==> flow/design.v <==
`timescale 1ns / 1ps
module ControlUnit (
    input  logic        clk,
    input  logic        reset,
    input  logic [31:0] instrCode,
    output logic        regFileWe,
    output logic [ 3:0] aluControl,
    output logic        aluSrcMuxSel,
    output logic        dataWe,
    output logic [ 2:0] RFWDSrcMuxSel,
    output logic        branch,
    output logic        jal,
    output logic        jalr,
    output logic        PCEn,
    output logic        transfer,
    input  logic        ready
);
    wire [6:0] opcode = instrCode[6:0];
    wire [3:0] operators = {
        instrCode[30], instrCode[14:12]
    };   
    logic [10:0] signals;
    assign {PCEn, regFileWe, aluSrcMuxSel, dataWe, RFWDSrcMuxSel, branch, jal, jalr,transfer} = signals;
    typedef enum {
        FETCH,
        DECODE,
        R_EXE,
        I_EXE,
        B_EXE,
        LU_EXE,
        AU_EXE,
        J_EXE,
        JL_EXE,
        S_EXE,
        S_MEM,
        L_EXE,
        L_MEM,
        L_WB
    } state_e;
    state_e state, state_next;
    always_ff @(posedge clk, posedge reset) begin
        if (reset) state <= FETCH;
        else state <= state_next;
    end
    always_comb begin
        state_next = state;
        case (state)
            FETCH:  state_next = DECODE;
            DECODE: begin
                case (opcode)
                    7'b0110011:  state_next = R_EXE;
                    7'b0100011:  state_next = S_EXE;
                    7'b0000011:  state_next = L_EXE;
                    7'b0010011:  state_next = I_EXE;
                    7'b1100011:  state_next = B_EXE;
                    7'b0110111: state_next = LU_EXE;
                    7'b0010111: state_next = AU_EXE;
                    7'b1101111:  state_next = J_EXE;
                    7'b1100111: state_next = JL_EXE;
                endcase
            end
            R_EXE:  state_next = FETCH;
            S_EXE:  state_next = S_MEM;
            S_MEM:  if (ready) state_next = FETCH;
            L_EXE:  state_next = L_MEM;
            L_MEM:  if (ready) state_next = L_WB;
            L_WB:   state_next = FETCH;
            I_EXE:  state_next = FETCH;
            B_EXE:  state_next = FETCH;
            LU_EXE: state_next = FETCH;
            AU_EXE: state_next = FETCH;
            J_EXE:  state_next = FETCH;
            JL_EXE: state_next = FETCH;
        endcase
    end
    always_comb begin
        signals = 11'b0_0_0_0_000_0_0_0_0;
        aluControl = operators;
        case (state)
            FETCH:  signals = 11'b1_0_0_0_000_0_0_0_0;
            DECODE: signals = 11'b0_0_0_0_000_0_0_0_0;
            R_EXE:  signals = 11'b0_1_0_0_000_0_0_0_0;
            S_EXE: begin
                signals    = 11'b0_0_1_0_000_0_0_0_0;
                aluControl = 4'b0000;
            end
            S_MEM:  signals = 11'b0_0_1_1_000_0_0_0_1;
            L_EXE: begin
                signals = 11'b0_0_1_0_001_0_0_0_0;
                aluControl = 4'b0000;
            end
            L_MEM:  signals = 11'b0_0_1_0_001_0_0_0_1;
            L_WB:   signals = 11'b0_1_1_0_001_0_0_0_0;
            I_EXE: begin
                signals = 11'b0_1_1_0_000_0_0_0_0;
                if (operators == 4'b1101)
                    aluControl = operators;   
                else aluControl = {1'b0, operators[2:0]};   
            end
            B_EXE:  signals = 11'b0_0_0_0_000_1_0_0_0;
            LU_EXE: signals = 11'b0_1_0_0_010_0_0_0_0;
            AU_EXE: signals = 11'b0_1_0_0_011_0_0_0_0;
            J_EXE:  signals = 11'b0_1_0_0_100_0_1_0_0;
            JL_EXE: begin
                signals    = 11'b0_1_0_0_100_0_1_1_0;
                aluControl = 4'b0000;
            end
        endcase
    end
endmodule
`timescale 1ns / 1ps
module DataPath (
    input  logic        clk,
    input  logic        reset,
    input  logic        regFileWe,
    input  logic [ 3:0] aluControl,
    input  logic        aluSrcMuxSel,
    input  logic [ 2:0] RFWDSrcMuxSel,
    input  logic        branch,
    input  logic        jal,
    input  logic        jalr,
    input  logic        PCEn,
    output logic [31:0] instrMemAddr,
    input  logic [31:0] instrCode,
    output logic [31:0] dataAddr,
    output logic [31:0] dataWData,
    input  logic [31:0] dataRData
);
    logic [31:0] aluResult, RFData1, RFData2;
    logic [31:0] PCSrcData, PCOutData, PC_Imm_Adder_SrcMuxOut;
    logic [31:0] immExt, aluSrcMuxOut, RFWDSrcMuxOut;
    logic btaken, PCSrcMuxSel;
    logic [31:0] PC_Imm_AdderResult, PC_4_AdderResult, PCSrcMuxOut;
    logic [31:0] DecReg_RFData1, DecReg_RFData2, DecReg_immExt;
    logic [31:0] ExeReg_aluResult, ExeReg_RFData2, ExeReg_PCSrcMuxOut, MemAccReg_dataRData;
    assign instrMemAddr = PCOutData;
    assign dataAddr     = ExeReg_aluResult;
    assign dataWData    = ExeReg_RFData2;
    assign PCSrcMuxSel  = jal | (btaken & branch);
    RegisterFile U_RegFile (
        .clk(clk),
        .we(regFileWe),
        .RAddr1(instrCode[19:15]),
        .RAddr2(instrCode[24:20]),
        .WAddr(instrCode[11:7]),
        .WData(RFWDSrcMuxOut),
        .RData1(RFData1),
        .RData2(RFData2)
    );
    register U_DecReg_RFRD1 (
        .clk  (clk),
        .reset(reset),
        .d    (RFData1),
        .q    (DecReg_RFData1)
    );
    register U_DecReg_RFRD2 (
        .clk  (clk),
        .reset(reset),
        .d    (RFData2),
        .q    (DecReg_RFData2)
    );
    register U_ExeReg_RFRD2 (
        .clk  (clk),
        .reset(reset),
        .d    (DecReg_RFData2),
        .q    (ExeReg_RFData2)
    );
    mux_2x1 U_ALUSrcMux (
        .sel(aluSrcMuxSel),
        .x0 (DecReg_RFData2),
        .x1 (DecReg_immExt),
        .y  (aluSrcMuxOut)
    );
    register U_MemAccReg_dataRData (
        .clk  (clk),
        .reset(reset),
        .d    (dataRData),
        .q    (MemAccReg_dataRData)
    );
    mux_5x1 U_RFWDSrcMux (
        .sel(RFWDSrcMuxSel),
        .x0 (aluResult),
        .x1 (MemAccReg_dataRData),
        .x2 (DecReg_immExt),
        .x3 (PC_Imm_AdderResult),
        .x4 (PC_4_AdderResult),
        .y  (RFWDSrcMuxOut)
    );
    alu U_ALU (
        .aluControl(aluControl),
        .a(DecReg_RFData1),
        .b(aluSrcMuxOut),
        .btaken(btaken),
        .result(aluResult)
    );
    register U_ExeReg_ALU (
        .clk  (clk),
        .reset(reset),
        .d    (aluResult),
        .q    (ExeReg_aluResult)
    );
    extend U_ImmExtend (
        .instrCode(instrCode),
        .immExt(immExt)
    );
    register U_DecReg_ImmExtend (
        .clk  (clk),
        .reset(reset),
        .d    (immExt),
        .q    (DecReg_immExt)
    );
    mux_2x1 U_PC_Imm_Adder_SrcMux (
        .sel(jalr),
        .x0 (PCOutData),
        .x1 (RFData1),
        .y  (PC_Imm_Adder_SrcMuxOut)
    );
    adder U_PC_Imm_Adder (
        .a(DecReg_immExt),
        .b(PC_Imm_Adder_SrcMuxOut),
        .y(PC_Imm_AdderResult)
    );
    adder U_PC_4_Adder (
        .a(32'd4),
        .b(PCOutData),
        .y(PC_4_AdderResult)
    );
    mux_2x1 U_PCSrcMux (
        .sel(PCSrcMuxSel),
        .x0 (PC_4_AdderResult),
        .x1 (PC_Imm_AdderResult),
        .y  (PCSrcMuxOut)
    );
    register U_ExeReg_PCSrcMux (
        .clk  (clk),
        .reset(reset),
        .d    (PCSrcMuxOut),
        .q    (ExeReg_PCSrcMuxOut)
    );
    registerEn U_PC (
        .clk  (clk),
        .reset(reset),
        .en   (PCEn),
        .d    (ExeReg_PCSrcMuxOut),
        .q    (PCOutData)
    );
endmodule
module alu (
    input  logic [ 3:0] aluControl,
    input  logic [31:0] a,
    input  logic [31:0] b,
    output logic        btaken,
    output logic [31:0] result
);
    always_comb begin
        case (aluControl)
            4'b0000:    result = a + b;
            4'b1000:    result = a - b;
            4'b0001:    result = a << b;
            4'b0101:    result = a >> b;
            4'b1101:    result = $signed(a) >>> b[4:0];
            4'b0010:    result = ($signed(a) < $signed(b)) ? 1 : 0;
            4'b0011:   result = (a < b) ? 1 : 0;
            4'b0100:    result = a ^ b;
            4'b0110:     result = a | b;
            4'b0111:    result = a & b;
            default: result = 32'b0;
        endcase
    end
    always_comb begin : branch_processor
        btaken = 1'b0;
        case (aluControl[2:0])
            3'b000:    btaken = (a == b);
            3'b001:    btaken = (a != b);
            3'b100:    btaken = ($signed(a) < $signed(b));
            3'b101:    btaken = ($signed(a) >= $signed(b));
            3'b110:   btaken = (a < b);
            3'b111:   btaken = (a >= b);
            default: btaken = 1'b0;
        endcase
    end
endmodule
module register (
    input  logic        clk,
    input  logic        reset,
    input  logic [31:0] d,
    output logic [31:0] q
);
    always_ff @(posedge clk, posedge reset) begin
        if (reset) q <= 0;
        else q <= d;
    end
endmodule
module registerEn (
    input  logic        clk,
    input  logic        reset,
    input  logic        en,
    input  logic [31:0] d,
    output logic [31:0] q
);
    always_ff @(posedge clk, posedge reset) begin
        if (reset) q <= 0;
        else begin
            if (en) q <= d;
        end
    end
endmodule
module adder (
    input  logic [31:0] a,
    input  logic [31:0] b,
    output logic [31:0] y
);
    assign y = a + b;
endmodule
module RegisterFile (
    input  logic        clk,
    input  logic        we,
    input  logic [ 4:0] RAddr1,
    input  logic [ 4:0] RAddr2,
    input  logic [ 4:0] WAddr,
    input  logic [31:0] WData,
    output logic [31:0] RData1,
    output logic [31:0] RData2
);
    logic [31:0] RegFile[0:2**5-1];
    always_ff @(posedge clk) begin
        if (we) RegFile[WAddr] <= WData;
    end
    assign RData1 = (RAddr1 != 0) ? RegFile[RAddr1] : 32'b0;
    assign RData2 = (RAddr2 != 0) ? RegFile[RAddr2] : 32'b0;
endmodule
module mux_2x1 (
    input  logic        sel,
    input  logic [31:0] x0,
    input  logic [31:0] x1,
    output logic [31:0] y
);
    always_comb begin
        case (sel)
            1'b0:    y = x0;
            1'b1:    y = x1;
            default: y = 32'b0;
        endcase
    end
endmodule
module mux_5x1 (
    input  logic [ 2:0] sel,
    input  logic [31:0] x0,
    input  logic [31:0] x1,
    input  logic [31:0] x2,
    input  logic [31:0] x3,
    input  logic [31:0] x4,
    output logic [31:0] y
);
    always_comb begin
        y = 32'b0;
        case (sel)
            3'd0: y = x0;
            3'd1: y = x1;
            3'd2: y = x2;
            3'd3: y = x3;
            3'd4: y = x4;
        endcase
    end
endmodule
module extend (
    input  logic [31:0] instrCode,
    output logic [31:0] immExt
);
    wire [6:0] opcode = instrCode[6:0];
    wire [2:0] func3 = instrCode[14:12];
    always_comb begin
        immExt = 32'b0;
        case (opcode)
            7'b0110011: immExt = 32'b0;
            7'b0000011: immExt = {{20{instrCode[31]}}, instrCode[31:20]};
            7'b0100011:
            immExt = {{20{instrCode[31]}}, instrCode[31:25], instrCode[11:7]};
            7'b0010011: begin
                case (func3)
                    3'b001:  immExt = {27'b0, instrCode[24:20]};
                    3'b101:  immExt = {27'b0, instrCode[24:20]};
                    3'b011:  immExt = {20'b0, instrCode[31:20]};
                    default: immExt = {{20{instrCode[31]}}, instrCode[31:20]};
                endcase
            end
            7'b1100011:
            immExt = {
                {20{instrCode[31]}},
                instrCode[7],
                instrCode[30:25],
                instrCode[11:8],
                1'b0
            };
            7'b0110111: immExt = {instrCode[31:12], 12'b0};
            7'b0010111: immExt = {instrCode[31:12], 12'b0};
            7'b1101111:
            immExt = {
                {12{instrCode[31]}},
                instrCode[19:12],
                instrCode[20],
                instrCode[30:21],
                1'b0
            };
            7'b1100111: immExt = {{20{instrCode[31]}}, instrCode[31:20]};
            default: immExt = 32'b0;
        endcase
    end
endmodule
`timescale 1ns / 1ps
module RV32I_Core (
    input  logic        clk,
    input  logic        reset,
    input  logic [31:0] instrCode,
    output logic [31:0] instrMemAddr,
    output logic        dataWe,
    output logic [31:0] dataAddr,
    output logic [31:0] dataWData,
    input  logic [31:0] dataRData,
    output logic        transfer,
    input  logic        ready
);
    logic        regFileWe;
    logic [ 3:0] aluControl;
    logic        aluSrcMuxSel;
    logic [ 2:0] RFWDSrcMuxSel;
    logic        branch;
    logic        jal;
    logic        jalr;
    logic        PCEn;
    ControlUnit U_ControlUnit (.*);
    DataPath U_DataPath (.*);
endmodule
======== Step by step through the tools: RV32I_Core ========
Tool output for the design above, in the order of the flow.
Line numbers count from 1 in the design file above.
Operators: Yosys type, input widths -> output width; for muxes data width and select width s.
Cell names lack the library's common part.
The mark n/a stands for no value.
set-up
  design top .............................. RV32I_Core
  clock ................................... clk
  library ................................. sky130hd
  library corner .......................... tt_025C_1v80

======== Word-level counts ========
Source: Yosys, flattened and elaborated, memories not mapped. Widths are those after wreduce. Registers that Yosys merges into a memory's read port (data or address) are not register bits. Print and check cells do not count.
Yosys's memory passes give these memory sizes; they may raise the number of words (mostly to a power of two), join words into wider ones and drop unused or constant bits.
operators by class
  $add $sub $neg .......................... 4
  $lt $le $gt $ge ......................... 4
  equality and inequality tests ........... 49
  shift operators ......................... 3
  muxes and demuxes ....................... 22
  bitwise logic cells ..................... 8
  reductions and logical operators ........ 13
operator list
  operator               number
  $pmux 32 s10           1
  $pmux 32 s9            1
  $pmux 32 s2            4
  $pmux 32 s7            1
  $eq 32x4->1 const B    6
  $pmux 32 s6            1
  $pmux 32 s5            1
  $mux 32                5
  $pmux 11 s13           1
  $eq 32x3->1 const B    4
  $eq 32x2->1 const B    2
  $add 32x32->32         2
  $ge 32x32->1           2
  $lt 32x32->1           2
  $add 3x32->32 const A  1
  $eq 32x1->1 const B    1
  $sub 32x32->32         1
  $eq 32x32->1           1
  $ne 32x32->1           1
  $and 32x32->32         1
  $or 32x32->32          1
  $xor 32x32->32         1
  $shl 32x32->32         1
  $shr 32x32->32         1
  $sshr 32x5->32         1
  $logic_not 32->1       1
  $eq 7x6->1 const B     3
  $eq 7x7->1 const B     3
Other operator kinds: 27; their cells: 52.
storage and ports
  bits in registers ....................... 288
  RAM bits ................................ 1,024
  memory cells ............................ 1
  input bits .............................. 67
  output and inout port bits .............. 98
  elaborated cells ........................ 113
memories
  name                          words  width  read ports  write ports  RTL line  text
  U_DataPath.U_RegFile.RegFile  32     32     2           1            325       logic [31:0] RegFile[0:2**5-1];

======== Longest topological paths ========
Longest topological path by Yosys (ltp), each cell counted once; first at word level (registers and memories cut), then after technology mapping (sequential cells cut; the memories' decode and read muxes count).
depth
  depth after elaboration ................. 10
  ABC_AREA ................................ 0
  gate-level depth with buffers ........... 24
  mapped depth without buffers ............ 19

======== Mapped cells and area ========
Source: synth_stat.txt of the flow (Yosys; design flattened, memories mapped). It holds for the ABC_AREA given above (unset counts as 0); a run with the other value may have another netlist.
cell types
  cell      number  total area (µm²)
  edfxtp_1  1,024   3.07E+04
  mux4_2    646     1.45E+04
  dfrtp_1   269     6.73E+03
  ha_1      120     1,501.44
  mux2i_1   123     1.23E+03
  nand2_1   312     1.17E+03
  a21oi_1   206     1.03E+03
  nor2_1    257     964.675
  o21ai_0   184     920.883
  mux2_2    75      844.56
  clkbuf_1  220     825.792
  a21o_1    74      555.533
  xnor2_1   51      446.678
  inv_1     112     420.403
  nor3_1    77      385.37
  a211oi_1  49      367.853
  a22oi_1   40      300.288
  nand3_1   59      295.283
Not listed: further types 81, cells in them 683.
mapped netlist
  cells in the netlist .................... 4,581
  mapped area ............................. 68,216.7 µm²
  area of sequential cells ................ 37,507.2 µm²
  mapped flip-flops ....................... 1,294
  buffer cells ............................ 325
By module: a second synthesis without flattening, with its own total; a netlist apart from the flattened one above.
unflattened totals
  cell total of the unflattened synthesis .. 4,907
  area (unflattened synthesis) ............ 70,442.6 µm²
Each row is one instance without its submodules.
modules
  module        instances  cells  area (µm²)  seq. area (µm²)
  RegisterFile  1          2,400  46,960.0    30,749.5
  alu           1          1,380  9,280.2     0.0
  register      7          33     804.5       800.8
  adder         2          202    1,498.9     0.0
  mux_2x1       3          36     544.3       0.0
  registerEn    1          69     1,348.8     800.8
  mux_5x1       1          158    1,340.0     0.0
  ControlUnit   1          69     674.4       351.6
  extend        1          85     561.8       0.0
  DataPath      1          3      15.0        0.0
  RV32I_Core    1          0      0.0         0.0

======== Path before layout ========
Path of least setup slack by OpenSTA after synthesis, without wires, with an ideal clock, recovery checks aside; 20% of the period is set as input and as output delay. Where synthesis merged equal registers, the netlist keeps one of their names.
timing after synthesis
  path kind ............................... input to register
  start point ............................. input instrCode[15]
  end point ............................... memory U_DataPath.U_RegFile.RegFile[0][30]
  period .................................. 8,000 ps
  input delay ............................. 1,600 ps
  library setup time ...................... 390 ps
  time at the first pin ................... 1,600 ps
  arrival time ............................ 8,159 ps
  data required time ...................... 7,610 ps
  path slack .............................. -550 ps
  path delay .............................. 6,949 ps
  stages on the path ...................... 21
  path buffers ............................ 4
  period reached after synthesis .......... 8,550 ps
"path delay" is the arrival time less input delay plus setup time.
"stages on the path" counts driving pins, that of a launching flip-flop among them; a cell with two outputs on the path counts twice.
"period reached after synthesis" = period - worst setup slack (recovery checks aside). The figure is calculated, with input and output delays left at 20% of the set period.
Between the ends stands the longest chain of elaborated cells between them, by number of cells; it is not shown to be the way that was timed. Of several equally long chains one is given.
A line is the first line of the expression or statement that the cell stems from. Yosys adds cells for indexed reads and writes and turns some case tables into memories.
A memory read counts as a cell of the chain, while the word-level depth stops at memories.
between the ends, after synthesis
  cell sequence ........................... clkbuf_1 > clkbuf_1 > buf_1 > clkbuf_1 > mux4_2 > mux4_2 > mux2i_1 > nor2_1 > mux2_2 > ha_1 > nor2b_1 > o31a_1 > or3_1 > a21oi_1 > o31ai_1 > a21oi_1 > o21ai_1 > a31oi_1 > o211ai_1 > xnor2_1 > o221ai_1
  length of the longest elaborated chain .. 6
  elaborated cells on any way between the ends .. 7
  RTL lines with such cells ............... 6
  those cells by class .................... add/sub: 1; mux: 4; reduce/logical: 1; memory: 1
RTL lines, path after synthesis
  what             RTL line  text
  start, declared  414       input  logic [31:0] instrCode,
  $mem_v2 32x32    325       logic [31:0] RegFile[0:2**5-1];
  $mux 32          329       assign RData1 = (RAddr1 != 0) ? RegFile[RAddr1] : 32'b0;
  $pmux 32 s2      339       case (sel)
  $add 32x32->32   313       assign y = a + b;
  $pmux 32 s5      357       case (sel)
  $mux 32          327       if (we) RegFile[WAddr] <= WData;
  end, declared    325
Some nets on the timed path still bear RTL names; the line given drives or declares the net.
named nets, after synthesis
  signal                 RTL line
  U_DataPath.RFData1[2]  329

======== Worst path after layout ========
From the final timing report of entry A: the path of least setup slack in the routed layout; clock arrival at registers is part of the times.
The report prints the path's times to 10 ps; the period is as set.
timing after layout
  path kind ............................... register to register
  start point ............................. register U_ControlUnit.state
  end point ............................... memory U_DataPath.U_RegFile.RegFile[10][26]
  period .................................. 7,320 ps
  library setup time ...................... 270 ps
  time at the first pin ................... 780 ps
  arrival time ............................ 7,390 ps
  data required time ...................... 7,860 ps
  path slack .............................. 470 ps
  stages on the path ...................... 20
  path buffers ............................ 3
An end named without its bit number is one bit of that signal or, where synthesis recoded a state register, one of its new flip-flops.
between the ends, after layout
  cell sequence ........................... dfrtp_1 > or4_1 > nor2_4 > mux2i_4 > inv_2 > ha_1 > o21ai_0 > o21a_1 > o21ai_1 > a2bb2oi_1 > a21oi_1 > buf_4 > o41ai_1 > buf_4 > nor2_1 > mux2i_1 > o211ai_1 > or3_1 > a21o_1 > buf_12
RTL lines, path after layout
  what             RTL line  text
  start, declared  40        state_e state, state_next;
  start, assigned  42        if (reset) state <= FETCH;
  start, assigned  43        else state <= state_next;
  end, declared    325       logic [31:0] RegFile[0:2**5-1];
Chain of elaborated cells between the ends: none given.
Some nets on the timed path still bear RTL names; the line given drives or declares the net.
named nets, after layout
  signal                        RTL line  text
  U_DataPath.U_ALU.result[26]   256       case (aluControl)
  U_DataPath.RFWDSrcMuxOut[26]  357       case (sel)

Appendix: measured runs

RV32I_Core through Yosys and OpenROAD on sky130hd: 2 stored runs, unordered, with their settings and measured results. The constraints put input and output delay at 20% of the set period each and load the outputs with 0.01 pF.
"critical setup path time" = time allowed to the worst setup path (clock period - input delay - output delay, where it has them) - its slack; a late launch clock adds to it, a late capture clock takes from it.
"critical setup path time" is given in steps of 10 ps.

======== entry A ========
==> flow/run.sh <==
#!/bin/bash
# the make line also repeats the synthesis and layout settings of config.mk as NAME=value (left out here)
make -C /OpenROAD-flow-scripts/flow DESIGN_CONFIG=/design/flow/config.mk WORK_HOME=/design/flow/orfs CLKGATE_MAP_FILE= finish
==> flow/config.mk <==
export PLATFORM = sky130hd
export DESIGN_NAME = RV32I_Core
export DESIGN_NICKNAME = RV32I_Core
export VERILOG_FILES = /design/flow/design.v
export SDC_FILE = /design/flow/constraint.sdc
export NUM_CORES = 4
export LEC_CHECK = 0
export CAP_MARGIN = 20
export CORE_MARGIN = 2
export CORE_UTILIZATION = 40
export SETUP_SLACK_MARGIN = 0.04
export SLEW_MARGIN = 20
==> flow/constraint.sdc <==
create_clock -name core_clock -period 7.32 [get_ports {clk}]
set_input_delay 1.4640 -clock core_clock [delete_from_list [all_inputs] [get_ports {clk}]]
set_output_delay 1.4640 -clock core_clock [all_outputs]
set_load 0.01 [all_outputs]

-------- measured, entry A --------
  setup slack of the critical path ........ 470 ps
  post-layout utilization ................. 0.464
  full die area ........................... 173,860.0 µm²
  final setup TNS ......................... 0 ps
  critical setup path time ................ 6,850 ps
  class of the worst setup path ........... register to register
  netlist area reported by Yosys .......... 68,216.7 µm²

======== entry B ========
==> flow/run.sh <==
#!/bin/bash
# the make line also repeats the synthesis and layout settings of config.mk as NAME=value (left out here)
make -C /OpenROAD-flow-scripts/flow DESIGN_CONFIG=/design/flow/config.mk WORK_HOME=/design/flow/orfs CLKGATE_MAP_FILE= finish
==> flow/config.mk <==
export PLATFORM = sky130hd
export DESIGN_NAME = RV32I_Core
export DESIGN_NICKNAME = RV32I_Core
export VERILOG_FILES = /design/flow/design.v
export SDC_FILE = /design/flow/constraint.sdc
export NUM_CORES = 4
export LEC_CHECK = 0
export CAP_MARGIN = 20
export CORE_MARGIN = 2
export CORE_UTILIZATION = 40
export SLEW_MARGIN = 20
==> flow/constraint.sdc <==
create_clock -name core_clock -period 8.0 [get_ports {clk}]
set_input_delay 1.6000 -clock core_clock [delete_from_list [all_inputs] [get_ports {clk}]]
set_output_delay 1.6000 -clock core_clock [all_outputs]
set_load 0.01 [all_outputs]

-------- measured, entry B --------
  critical setup path time ................ 7,230 ps
  class of the worst setup path ........... register to register
  setup slack of the critical path ........ 773 ps
  final setup TNS ......................... 0 ps
  netlist area reported by Yosys .......... 68,216.7 µm²
  post-layout utilization ................. 0.46
  full die area ........................... 173,860.0 µm²
